==> flow/design.v <==
module i2c_master(dout,sda,scl,sda_drv,scl_drv,done,ack_err,busy,clk,rst,din,newd,addr,op);
input clk,rst,op,newd;
input [7:0] din;
input [6:0] addr;
output [7:0] dout;
input sda;
input scl;
output sda_drv;
output scl_drv;
output reg done, ack_err, busy;
parameter sys_freq = 40000000; 
parameter i2c_freq = 100000; 
parameter clk_count4 = sys_freq / i2c_freq;
parameter clk_count1 = clk_count4/4;
reg sda_t, scl_t, scl_en;
reg r_scl;
reg [1:0] pulse;
integer count1;
always @(posedge clk) begin
	if(rst) begin
		pulse <= 0;
		count1 <= 0;
	end
	else if(busy == 0) begin
		pulse <= 0;
		count1 <= 0;
	end
	else if(count1 == clk_count1-1) begin
		pulse <= 1;
		count1 <= count1+1;
	end
	else if(count1 == clk_count1*2-1) begin
		pulse <= 2;
		count1 <= count1+1;
	end
	else if(count1 == clk_count1*3-1) begin
		pulse <= 3;
		count1 <= count1+1;
	end
	else if(count1 == clk_count1*4-1) begin
		pulse <= 0;
		count1 <= 0;
	end
	else begin
		count1 <= count1 + 1;
	end
end
typedef enum logic [3:0]
		  {IDLE = 4'd0, 
		  START = 4'd1, 
		  WRITE_ADD = 4'd2, 
		  ACK_1 = 4'd3, 
		  WRITE_DATA = 4'd4, 
		  ACK_2 = 4'd5, 
		  STOP = 4'd6, 
		  MASTER_NACK = 4'd7,
		  READ_DATA = 4'd8} state_type;
state_type state;
reg [7:0] tx_data, rx_data;
reg [7:0] add;
reg sda_en, r_ack;
reg [3:0] bit_count;
always@(posedge clk) begin
	if(rst) begin
		state <= IDLE;
		bit_count <= 0;
		sda_t <= 0;
		scl_t <= 0;
		scl_en <= 1;
		tx_data <= 0;
		add <= 0;
		ack_err <= 0;
		busy <= 0;
		done <= 0;
		sda_en <= 0;
		r_ack <= 0;
		rx_data <= 0;
		r_scl <= 0;
	end
	else
		case(state) 
			IDLE: begin
				done <= 0;
				if(newd) begin
					state <= START;
					tx_data <= din;
					add <= {addr,op};
					busy <= 1;
					ack_err <= 0;
				end
				else begin
					state <= IDLE;
					tx_data <= 0;
					add <= 0;
					busy <= 0;
					ack_err <= 0;
				end
			end
			START: begin
				sda_en <= 1'b1;
				case(pulse)
					0: begin sda_t <= 1'b1; scl_t <= 1; end
					1: begin sda_t <= 1'b1; scl_t <= 1; end
					2: begin sda_t <= 1'b0; scl_t <= 1; end
					3: begin sda_t <= 1'b0; scl_t <= 1; end
				endcase
				if(count1 == clk_count1*4-1) begin
					sda_en <= 1;
					state <= WRITE_ADD;
					scl_t <= 0;
				end
				else begin
					state <= START;
				end
			end 
			WRITE_ADD: begin
				if(bit_count<=7) begin
					case(pulse) 
					0: begin scl_t <= 0; sda_t <= 1'b0; end
					1: begin scl_t <= 0; sda_t <= add[7-bit_count]; end
					2: begin scl_t <= 1;  end
					3: begin scl_t <= 1;  end
					endcase
					if(count1 == clk_count1*4-1) begin
						bit_count <= bit_count + 1;
						scl_t <= 0;
						state <= WRITE_ADD;
					end
					else begin
						state <= WRITE_ADD;
					end
				end
				else begin
					bit_count <= 0;
					state <= ACK_1;
					scl_t <= 0;
					sda_en <= 0;
				end
			end
			ACK_1: begin
				sda_en <= 0;
				case(pulse) 
					0: begin 
						scl_en <= 0;  
						if(count1 == 20)
							r_scl <= scl;
						else 	
							r_scl <= r_scl;
					end
					1: begin 
						scl_en <= 1;
						sda_t<= 1'b0; r_ack <= sda;
						scl_t <= (r_scl == 1'b1) ? 1'b0: 1'b0;
					end
					2: begin 
						scl_en <= 1;
						scl_t <= (r_scl == 1'b1) ? 1'b1: 1'b0;
					end
					3: begin 
						scl_en <= 1;
						scl_t <= (r_scl == 1'b1) ? 1'b1: 1'b0;
					end
				endcase
				if(count1 == clk_count1*4-1) begin
					if(r_scl == 1'b0) 
						state <= ACK_1;
					else if(r_ack == 0 && add[0] == 0) begin
						state <= WRITE_DATA;
						sda_en <= 1;
						scl_t <= 0;
						bit_count <= 0;
					end
					else if(r_ack == 0 && add[0] == 1) begin
						state <= READ_DATA;
						sda_en <= 0;
						scl_t <= 0;
						bit_count <= 0;
					end
					else begin
						state <= STOP;
						sda_en <= 1;
						ack_err <= 1;
					end
				end
				else begin
					state <= ACK_1;
				end
			end
			WRITE_DATA: begin
				sda_en <= 1'b1;
				if(bit_count <= 7) begin
					case(pulse) 
						0: begin scl_t <= 0; sda_t <= 1'b0; end
						1: begin scl_t <= 0; sda_t <= tx_data[7-bit_count]; end
						2: begin scl_t <= 1;  end
						3: begin scl_t <= 1;  end
					endcase
					if(count1 == clk_count1*4-1) begin
						bit_count <= bit_count + 1;
						state <= WRITE_DATA;
						scl_t <= 0;
					end
					else 
						state <= WRITE_DATA;
				end
				else begin
					state <= ACK_2;
					bit_count <= 0;
					sda_en <= 0;
				end
			end
			READ_DATA: begin
				sda_en <= 0;
				if(bit_count <= 7) begin
					case(pulse) 
						0: begin scl_t <= 0; sda_t <= 1'b0; end
						1: begin scl_t <= 0; sda_t <= 1'b0;end
						2: begin scl_t <= 1; rx_data <= (count1 == 200)?{rx_data[6:0],sda}: rx_data; end
						3: begin scl_t <= 1;  end
					endcase
					if(count1 == clk_count1*4-1) begin
						bit_count <= bit_count + 1;
						state <= READ_DATA;
						scl_t <= 0;
					end
					else 
						state <= READ_DATA;
				end
				else begin
					state <= MASTER_NACK;
					bit_count <= 0;
					sda_en <= 1;
				end
			end
			ACK_2: begin
				sda_en <= 0;
				case(pulse) 
					0: begin scl_t <= 0; sda_t <= 1'b0; end
					1: begin scl_t <= 0; sda_t <= 1'b0;end
					2: begin scl_t <= 1; sda_t<= 1'b0; r_ack <= 0; end
					3: begin scl_t <= 1;  end
				endcase
				if(count1 == clk_count1*4-1) begin
					scl_t <= 1;
					sda_t <= 0;
					if(r_ack == 0) begin
						state <= STOP;
						sda_en <= 1;
					end
					else begin
						state <= STOP;
						sda_en <= 1;
						ack_err <= 1;
					end
				end
				else begin
					state <= ACK_2;
				end
			end
			MASTER_NACK: begin
				sda_en <= 1;
				case(pulse) 
					0: begin scl_t <= 0; sda_t <= 1'b1; end
					1: begin scl_t <= 0; sda_t <= 1'b1; end
					2: begin scl_t <= 1; sda_t <= 1'b1; end
					3: begin scl_t <= 1; sda_t <= 1'b1; end
				endcase
				if(count1== clk_count1*4-1) begin
					scl_t <= 1;
					sda_t <= 0;
					state <= STOP;
				end
				else 
					state <= MASTER_NACK;
			end
			STOP: begin
				case(pulse) 
					0: begin scl_t <= 1; sda_t <= 1'b0; end
					1: begin scl_t <= 1; sda_t <= 1'b0; end
					2: begin scl_t <= 1; sda_t <= 1'b1; end
					3: begin scl_t <= 1; sda_t <= 1'b1; end
				endcase
				if(count1== clk_count1*4-1) begin
					state <= IDLE;
					done <= 1;
					busy <= 0;
					sda_en <= 1;
					scl_t <= 0;
				end
				else 
					state <= STOP;
			end
		endcase
end
assign sda_drv = (sda_en)?(sda_t==1'b0)?1'b0:1'b1:1'b1;
assign scl_drv = (scl_en==1'b1) ? scl_t : 1'b1;
assign dout = rx_data;
endmodule
module i2c_Slave(scl,sda,sda_drv,scl_drv,ack_err,clk,rst,stretch,done);
input scl,clk,rst,stretch;
input sda;
output sda_drv, scl_drv;
output reg done,ack_err;
reg sda_en,sda_t,scl_t,scl_en;
parameter sys_freq = 40000000;
parameter i2c_freq = 100000;  
parameter clk_count4 = sys_freq/i2c_freq;
parameter clk_count1 = clk_count4/4;
integer count1,i;
reg [1:0] pulse;
reg [7:0] mem[128];
reg busy;
reg [7:0] din,dout;
reg r_mem,w_mem;
reg [6:0] addr;
reg [7:0] r_addr;
always@(posedge clk) begin
	if(rst) begin
		for(i = 0;i<128;i=i+1) 
			mem[i] <= i;
		dout <= 8'b0;
	end
	else if(r_mem == 1'b1)
		dout <= mem[addr];
	else if(w_mem == 1'b1)
		mem[addr] <= din;
end
always@(posedge clk) begin
	if(rst) begin
		pulse <= 0;
		count1 <= 0;
	end
	else if(busy == 1'b0) begin
		pulse <= 2;
		count1 <= 202;
	end
	else if(count1 == clk_count1-1)begin
		pulse <= 1;
		count1 <= count1 + 1;
    end
	else if(count1 == clk_count1*2-1)begin
		pulse <= 2;
		count1 <= count1 + 1;
    end
	else if(count1 == clk_count1*3-1)begin
		pulse <= 3;
		count1 <= count1 + 1;
    end
	else if(count1 == clk_count1*4-1) begin
		pulse <= 0;
		count1 <= 0;
	end
	else begin
		count1 <= count1 + 1;
	end
end
typedef enum logic [3:0] {idle = 0, read_addr = 1, send_ack1 = 2, send_data = 3, master_ack = 4, read_data = 5, send_ack2 = 6, wait_p = 7, detect_stop = 8,wait_stretch = 9} state_type;
state_type state;
reg [3:0] bitcnt;
reg r_ack;
always@(posedge clk) begin
	if(rst) begin
		state <= idle;
		bitcnt <= 0;
		busy <= 0;
		din <= 8'd0;
		done <= 0;
		ack_err <= 0;
		sda_en <= 0;
		sda_t <= 0;
		r_mem <= 0;
		r_addr <= 0;
		addr <= 0;
		scl_t <= 0;
		scl_en <= 0;
		w_mem <= 0;
		r_ack <= 0;
	end
	else begin
		case(state) 
			idle: begin
				done <= 0;
				sda_en <= 1'b0;
				scl_en <= 0;
				if(sda == 1'b0 && scl == 1'b1) begin
					state <= wait_p;
					busy <= 1;
				end
				else 
					state <= idle;
			end
			wait_p: begin
				if(pulse == 2'b11 && count1 == 399) begin
					state <= read_addr;
				end
				else 
					state <= wait_p;
			end
			read_addr: begin
				sda_en <= 0;
				if(bitcnt <= 7) begin
					case(pulse)
						0: begin end
						1: begin end
						2: begin r_addr <= (count1==200)?{r_addr[6:0],sda}:r_addr; end
						3: begin end
					endcase
					if(count1 == clk_count1*4-1) begin
						bitcnt <= bitcnt + 1;
						state <= read_addr;
					end
					else 
						state <= read_addr;
			     end
					else begin
						if(stretch == 1'b1) begin
							state <= wait_stretch;
							bitcnt <= 0;
							scl_en <= 1;
							addr <= r_addr[7:1];
						end
						else begin
							state <= send_ack1;
							bitcnt <= 0;
							sda_en <= 1;
							scl_en <= 0;
							addr <= r_addr[7:1];
						end
					end
			end
			wait_stretch: begin
				case(pulse) 
					0: begin 
						scl_en <= 1;
						scl_t <= 0;
					end
					1: begin 
					   scl_en <= 1;
					   scl_t <= 0;
					 end
					2: begin scl_en <= 0;end
					3: begin end
				endcase
				if(count1 == clk_count1*4-1) begin
						if(stretch == 1'b1)
							state <= wait_stretch;
						else begin
							state <= send_ack1;
							scl_en <= 1'b0;
							sda_en <= 1'b1;
						end
					end
					else 
					   state <= wait_stretch;
			end
			send_ack1: begin
				sda_en <= 1;
				case(pulse)
					0: begin sda_t <= 0; scl_en <= 1; scl_t <= 1; end
					1: begin scl_en <= 0; end
					2: begin end
					3: begin end
				endcase
				if(count1 == clk_count1*4-1) begin
					if(r_addr[0] == 1'b0) begin
						state <= read_data;
						r_mem <= 1'b0;
					end
					else begin
						state <= send_data;
						r_mem <= 1'b1;
					end
				end
				else 
					state <= send_ack1;
			end
			send_data: begin
				sda_en <= 1;
				if(bitcnt <= 7) begin
					r_mem <= 0;
					case(pulse)
					0: begin end
					1: begin sda_t <= (count1==100)?dout[7-bitcnt] : sda_t; end
					2: begin end
					3: begin end
					endcase
					if(count1 == clk_count1*4-1) begin
						bitcnt<= bitcnt + 1;
						state <= send_data;
					end
					else begin
						state <= send_data;
					end
				end
				else begin
					state <= master_ack;
					bitcnt <= 0;
					sda_en <= 0;
				end
			end
			read_data: begin
				sda_en <= 0;
				if(bitcnt<= 7) begin
					case(pulse)
					0: begin end
					1: begin end
					2: begin din <=(count1==200)?{din[6:0],sda}:din; end
					3: begin end
					endcase
					if(count1 == clk_count1*4-1) begin
						state<= read_data;
						bitcnt <= bitcnt + 1;
					end
					else	
						state <= read_data;
				end
				else begin
					state <= send_ack2;
					bitcnt <= 0;
					sda_en <= 1;
					w_mem <= 1;
				end
			end
			send_ack2: begin
			sda_en <= 1;
				case(pulse)
					0: begin sda_t <= 0; end
					1: begin w_mem <= 0; end
					2: begin end
					3: begin end
				endcase
				if(count1 == clk_count1*4-1) begin
					state <= detect_stop;
					sda_en <= 0;
				end
				else 
					state <= send_ack2;
			end
			master_ack: begin
				case(pulse)
					0: begin end
					1: begin end
					2: begin r_ack <=(count1==200)?sda:r_ack; end
					3: begin end
				endcase
				if(count1 == clk_count1*4-1) begin
					if(r_ack == 1'b1) begin
						state <= detect_stop;
						sda_en <= 0;
						ack_err <= 1;
					end
					else begin
						state <= detect_stop;
						sda_en <= 0;
						ack_err <= 0;
					end
				end
				else 
					state <= master_ack;
			end
			detect_stop: begin
				sda_en <= 0;
				if(count1 == 399 && pulse == 2'b11) begin
					state <= idle;
					done <= 1;
					busy <= 0;
				end
				else 
					state <= detect_stop;
			end
			default: state <= idle;
		endcase
	end
end
assign sda_drv = (sda_en==1'b1)?sda_t:1'b1;
assign scl_drv = (scl_en == 1'b1) ? scl_t: 1'b1;
endmodule
`timescale 1ns / 1ps
module i2c_top(
input clk, rst, newd, op, stretch,
input [6:0] addr,
input [7:0] din,
output [7:0] dout,
output busy,ack_err,
output done,
output sda, scl
);
wire ack_errm, ack_errs;
wire sda_m, scl_m, sda_s, scl_s;
i2c_master master (dout,sda,scl,sda_m,scl_m,done,ack_errm,busy,clk,rst,din,newd,addr,op);
i2c_Slave slave (.clk(clk),.rst(rst),.stretch(stretch),.sda(sda),.scl(scl),.sda_drv(sda_s),.scl_drv(scl_s),.ack_err(ack_errs),.done() );
assign sda = sda_m & sda_s;
assign scl = scl_m & scl_s;
assign ack_err = ack_errs | ack_errm;
endmodule
From RTL to reports: i2c_top. What the tools print for i2c_top, step after step. Lines are those of the file above, counted from 1. Cell names lack the library's common part. The mark -- stands for no value.

Top module: i2c_top. Clock: clk. Standard-cell library: sky130hd. Library corner: tt_025C_1v80.

After elaboration. Yosys after proc, flatten, opt, wreduce and memory -nomap, before mapping. Memory bits, and registers merged into a memory's read port (data or address), are not among the register bits. Print and check cells are not counted. Yosys's memory passes give these memory sizes; they may raise the number of words (mostly to a power of two), join words into wider ones and drop unused or constant bits.

For output and inout bits the number is 13. Elaborated cells: 350. The entry for memories kept reads 1. Under bits of input ports stands 20. The figure for bits in registers is 149. For bits in writable memories the number is 1024.

Memories: slave.mem (depth 128, bits a word 8, line 311) `reg [7:0] mem[128];`.

Under multiplexer cells stands 156. Equal/unequal tests: 73. Shifts and indexed selects: 3. Under add/sub/neg operators stands 6. For reductions and logical operators the number is 65. The entry for bitwise logic cells reads 9. Order comparisons: 2.

Operator list (number): two-way mux 32 bit (8); equality test 32 x 10 -> 1 bit (second input constant) (4); equality test 32 x 9 -> 1 bit (second input constant) (4); equality test 32 x 8 -> 1 bit (second input constant) (3); indexed select 8 x 32 -> 1 bit (3); two-way mux 4 bit (21); two-way mux 1 bit (77); adder 32 x 2 -> 32 bit (second input constant) (2); two-way mux 8 bit (6); parallel mux 4 bit (select 10 bit) (1); != test 2 x 1 -> 1 bit (second input constant) (18); parallel mux 4 bit (select 9 bit) (1); equality test 32 x 6 -> 1 bit (second input constant) (1); equality test 4 x 3 -> 1 bit (second input constant) (8); parallel mux 1 bit (select 2 bit) (16); AND reduction 3 bit (9); != test 2 bit (second input constant) (12); OR reduction 2 bit (11); two-way mux 2 bit (11); two-way mux 7 bit (3); equality test 4 x 2 -> 1 bit (second input constant) (4); AND reduction 4 bit (4); nonzero test 4 bit (4); nonzero test 8 bit (2); parallel mux 1 bit (select 8 bit) (2); OR reduction 3 bit (5); two-way mux 3 bit (5); nonzero test 2 bit (6).

Not listed: further kinds 30, cells in them 63.

Longest topological paths. Longest topological path by Yosys (ltp), each cell counted once; first at word level (registers and memories cut), then after technology mapping (sequential cells cut; the memories' decode and read muxes count).

The entry for depth after elaboration reads 8. Under ABC_AREA stands 0. For depth in mapped cells the number is 12. The entry for gate-level depth less buffers reads 7.

Synthesis result. Yosys stat after the flow's synthesis: flattened, memories mapped to cells. It holds for the ABC_AREA given above (unset counts as 0); a run with the other value may have another netlist.

Cell types (number): edfxtp_1 (1024); dfxtp_1 (172); or3_1 (437); mux4_2 (97); mux2i_1 (172); and3_1 (244); clkbuf_1 (402); and2_1 (216); o21ai_0 (195); nor2_1 (242); nor3_1 (178); mux2_2 (67); nand2_1 (171); a221oi_1 (67); a21oi_1 (106); nand3_1 (86); a22oi_1 (57); buf_2 (72).

Not listed: further types 69, cells in them 550.

The entry for flip-flop cells reads 1196. For buffers the number is 507. The entry for cell area after synthesis reads 55908.6 um^2. Area of sequential cells: 34192.8 um^2. For standard cells after synthesis the number is 4555.

The figures by module come from a second, unflattened synthesis with its own total; it is not the netlist above.

Cell total of the unflattened synthesis: 4541. Area (unflattened synthesis): 55931.1 um^2.

Rows give one instance, submodules left out.

By module: i2c_Slave (cells 4077, times used 1, area 51938.6 um^2); i2c_master (cells 461, times used 1, area 3973.8 um^2); i2c_top (cells 3, times used 1, area 18.8 um^2).

Timing after synthesis. Path of least setup slack by OpenSTA after synthesis, without wires, with an ideal clock, recovery checks aside; 20% of the period is set as input and as output delay. Where synthesis merged equal registers, the netlist keeps one of their names.

Path type: input-to-reg. From: input port rst. To: memory slave.mem[15][0]. The entry for driving pins on the path reads 7. The figure for path buffers is 3. Period: 10000 ps. Under path delay stands 2164 ps. Setup time: 384 ps. Under path slack stands 5836 ps. The entry for arrival time reads 3780 ps. The figure for period reached after synthesis is 4164 ps.

"path delay" = arrival - input delay + setup time. "driving pins on the path" counts driving pins, that of a launching flip-flop among them; a cell with two outputs on the path counts twice. "period reached after synthesis" = period - worst setup slack (recovery checks aside). The figure is calculated, with input and output delays left at 20% of the set period. The rows between start and end are the longest chain of elaborated cells between them; the timing report does not say that the signal goes this way. Where chains are equally long, one stands for them. A line is the first line of the expression or statement that the cell stems from. Yosys adds cells for indexed reads and writes and turns some case tables into memories. The path ends at the enable pin of a flip-flop; only ways to that pin are counted.

Cell sequence: clkinv_1 > and3_1 > clkbuf_1 > nand2_1 > clkbuf_1 > clkbuf_1 > o21ai_0. Under length of the longest elaborated chain stands 1. The figure for elaborated cells between the ends (all ways) is 3. The figure for RTL lines with such cells is 1. Those cells by class: mux: 3.

Ends and longest elaborated chain, post-synthesis: start: declaration (line 580) `input clk, rst, newd, op, stretch,`; two-way mux 7 bit (line 318) `if(rst) begin`; end: declaration (line 311) `reg [7:0] mem[128];`.

Timing after layout. Path of least setup slack in the final report of entry A (OpenROAD, finished layout, wires in). Where an end is a register, its clock arrival counts in the times. The path's times are printed in steps of 10 ps; the period is the one set.

Path type: reg-to-reg. From: register slave.addr[6]. To: register slave.dout[0]. The figure for path buffers is 2. Period: 4190 ps. The entry for driving pins on the path reads 9. Setup time: 90 ps. The entry for arrival time reads 4480 ps. Under path slack stands 320 ps.

At most two assigning lines are given for a register; there are more.

Cell sequence: dfxtp_1 > nor2_1 > nand2_1 > buf_4 > a21oi_1 > a2111oi_0 > buf_4 > and4_1 > a211oi_1.

Ends and longest elaborated chain, after layout: start: declaration (line 315) `reg [6:0] addr;`; start: assignment (line 420) `addr <= r_addr[7:1];`; start: assignment (line 427) `addr <= r_addr[7:1];`; end: declaration (line 313) `reg [7:0] din,dout;`.

Chain of elaborated cells between the ends: none given.

--- measured runs ---
3 stored runs of i2c_top in the flow (synthesis by Yosys, layout by OpenROAD, sky130hd cells), in arbitrary order. Constraints: input delay and output delay 20% of the set period each, output load 0.01 pF. "achieved period" = clock period - worst setup slack. The figure is calculated, with input and output delays left at 20% of the set period. By "power" is meant OpenSTA's value without simulated activity: inputs other than the clock are taken to toggle once in ten clock periods, and the tool carries that through the logic.

Files of entry A:
==> flow/run.sh <==
#!/bin/bash
# the make line also repeats the synthesis and layout settings of config.mk as NAME=value (left out here)
make -C /OpenROAD-flow-scripts/flow DESIGN_CONFIG=/design/flow/config.mk WORK_HOME=/design/flow/orfs CLKGATE_MAP_FILE= finish
==> flow/config.mk <==
export PLATFORM = sky130hd
export DESIGN_NAME = i2c_top
export DESIGN_NICKNAME = i2c_top
export VERILOG_FILES = /design/flow/design.v
export SDC_FILE = /design/flow/constraint.sdc
export NUM_CORES = 4
export LEC_CHECK = 0
export CAP_MARGIN = 20
export CELL_PAD_IN_SITES_GLOBAL_PLACEMENT = 0
export CORE_ASPECT_RATIO = 1.04
export CORE_MARGIN = 2
export CORE_UTILIZATION = 68
export CTS_CLUSTER_SIZE = 34
export GPL_TIMING_DRIVEN = 1
export MAX_ROUTING_LAYER = met4
export MIN_ROUTING_LAYER = met1
export PLACE_DENSITY_LB_ADDON = 0.05
export SETUP_SLACK_MARGIN = -0.0
export SLEW_MARGIN = 20
==> flow/constraint.sdc <==
create_clock -name core_clock -period 4.19 [get_ports {clk}]
set_input_delay 0.8380 -clock core_clock [delete_from_list [all_inputs] [get_ports {clk}]]
set_output_delay 0.8380 -clock core_clock [all_outputs]
set_load 0.01 [all_outputs]

Results of entry A. For the worst slack on setup checks the run shows 317 ps. The overall die area reads 84,528.7 um^2. For the achieved period the run shows 3,873 ps. For the power the run shows 24,212 µW. The final design utilization stands at 75.9%. The worst hold slack in the final report is 435 ps. The standard-cell area after routing reads 61,948.2 um^2. The chip area in the Yosys report stands at 55,908.6 um^2.

Files of entry B:
==> flow/run.sh <==
#!/bin/bash
# the make line also repeats the synthesis and layout settings of config.mk as NAME=value (left out here)
make -C /OpenROAD-flow-scripts/flow DESIGN_CONFIG=/design/flow/config.mk WORK_HOME=/design/flow/orfs CLKGATE_MAP_FILE= finish
==> flow/config.mk <==
export PLATFORM = sky130hd
export DESIGN_NAME = i2c_top
export DESIGN_NICKNAME = i2c_top
export VERILOG_FILES = /design/flow/design.v
export SDC_FILE = /design/flow/constraint.sdc
export NUM_CORES = 4
export LEC_CHECK = 0
export ABC_AREA = 1
export CAP_MARGIN = 20
export CELL_PAD_IN_SITES_DETAIL_PLACEMENT = 2
export CORE_MARGIN = 2
export CORE_UTILIZATION = 46
export CTS_CLUSTER_SIZE = 29
export GPL_ROUTABILITY_DRIVEN = 0
export GPL_TIMING_DRIVEN = 0
export HOLD_SLACK_MARGIN = 0.29
export MIN_ROUTING_LAYER = met1
export SLEW_MARGIN = 20
export TNS_END_PERCENT = 55
==> flow/constraint.sdc <==
create_clock -name core_clock -period 6.8 [get_ports {clk}]
set_input_delay 1.3600 -clock core_clock [delete_from_list [all_inputs] [get_ports {clk}]]
set_output_delay 1.3600 -clock core_clock [all_outputs]
set_load 0.01 [all_outputs]

Outcome of entry B: no final report: clock tree synthesis broke off with DPL-0033.

Files of entry C:
==> flow/run.sh <==
#!/bin/bash
# the make line also repeats the synthesis and layout settings of config.mk as NAME=value (left out here)
make -C /OpenROAD-flow-scripts/flow DESIGN_CONFIG=/design/flow/config.mk WORK_HOME=/design/flow/orfs CLKGATE_MAP_FILE= finish
==> flow/config.mk <==
export PLATFORM = sky130hd
export DESIGN_NAME = i2c_top
export DESIGN_NICKNAME = i2c_top
export VERILOG_FILES = /design/flow/design.v
export SDC_FILE = /design/flow/constraint.sdc
export NUM_CORES = 4
export LEC_CHECK = 0
export ABC_AREA = 0
export CAP_MARGIN = 20
export CELL_PAD_IN_SITES_GLOBAL_PLACEMENT = 3
export CORE_MARGIN = 2
export CORE_UTILIZATION = 16
export HOLD_SLACK_MARGIN = -0.04
export PLACE_DENSITY_LB_ADDON = 0.26
export SLEW_MARGIN = 0
==> flow/constraint.sdc <==
create_clock -name core_clock -period 5.53 [get_ports {clk}]
set_input_delay 1.1060 -clock core_clock [delete_from_list [all_inputs] [get_ports {clk}]]
set_output_delay 1.1060 -clock core_clock [all_outputs]
set_load 0.01 [all_outputs]

Results of entry C. For the worst slack on setup checks the run shows 1,369 ps. The overall die area reads 354,174.0 um^2. For the achieved period the run shows 4,161 ps. For the power the run shows 20,305 µW. The final design utilization stands at 19.3%. The worst hold slack in the final report is 453 ps. The standard-cell area after routing reads 67,315.8 um^2. The chip area in the Yosys report stands at 55,908.6 um^2.
--- end ---
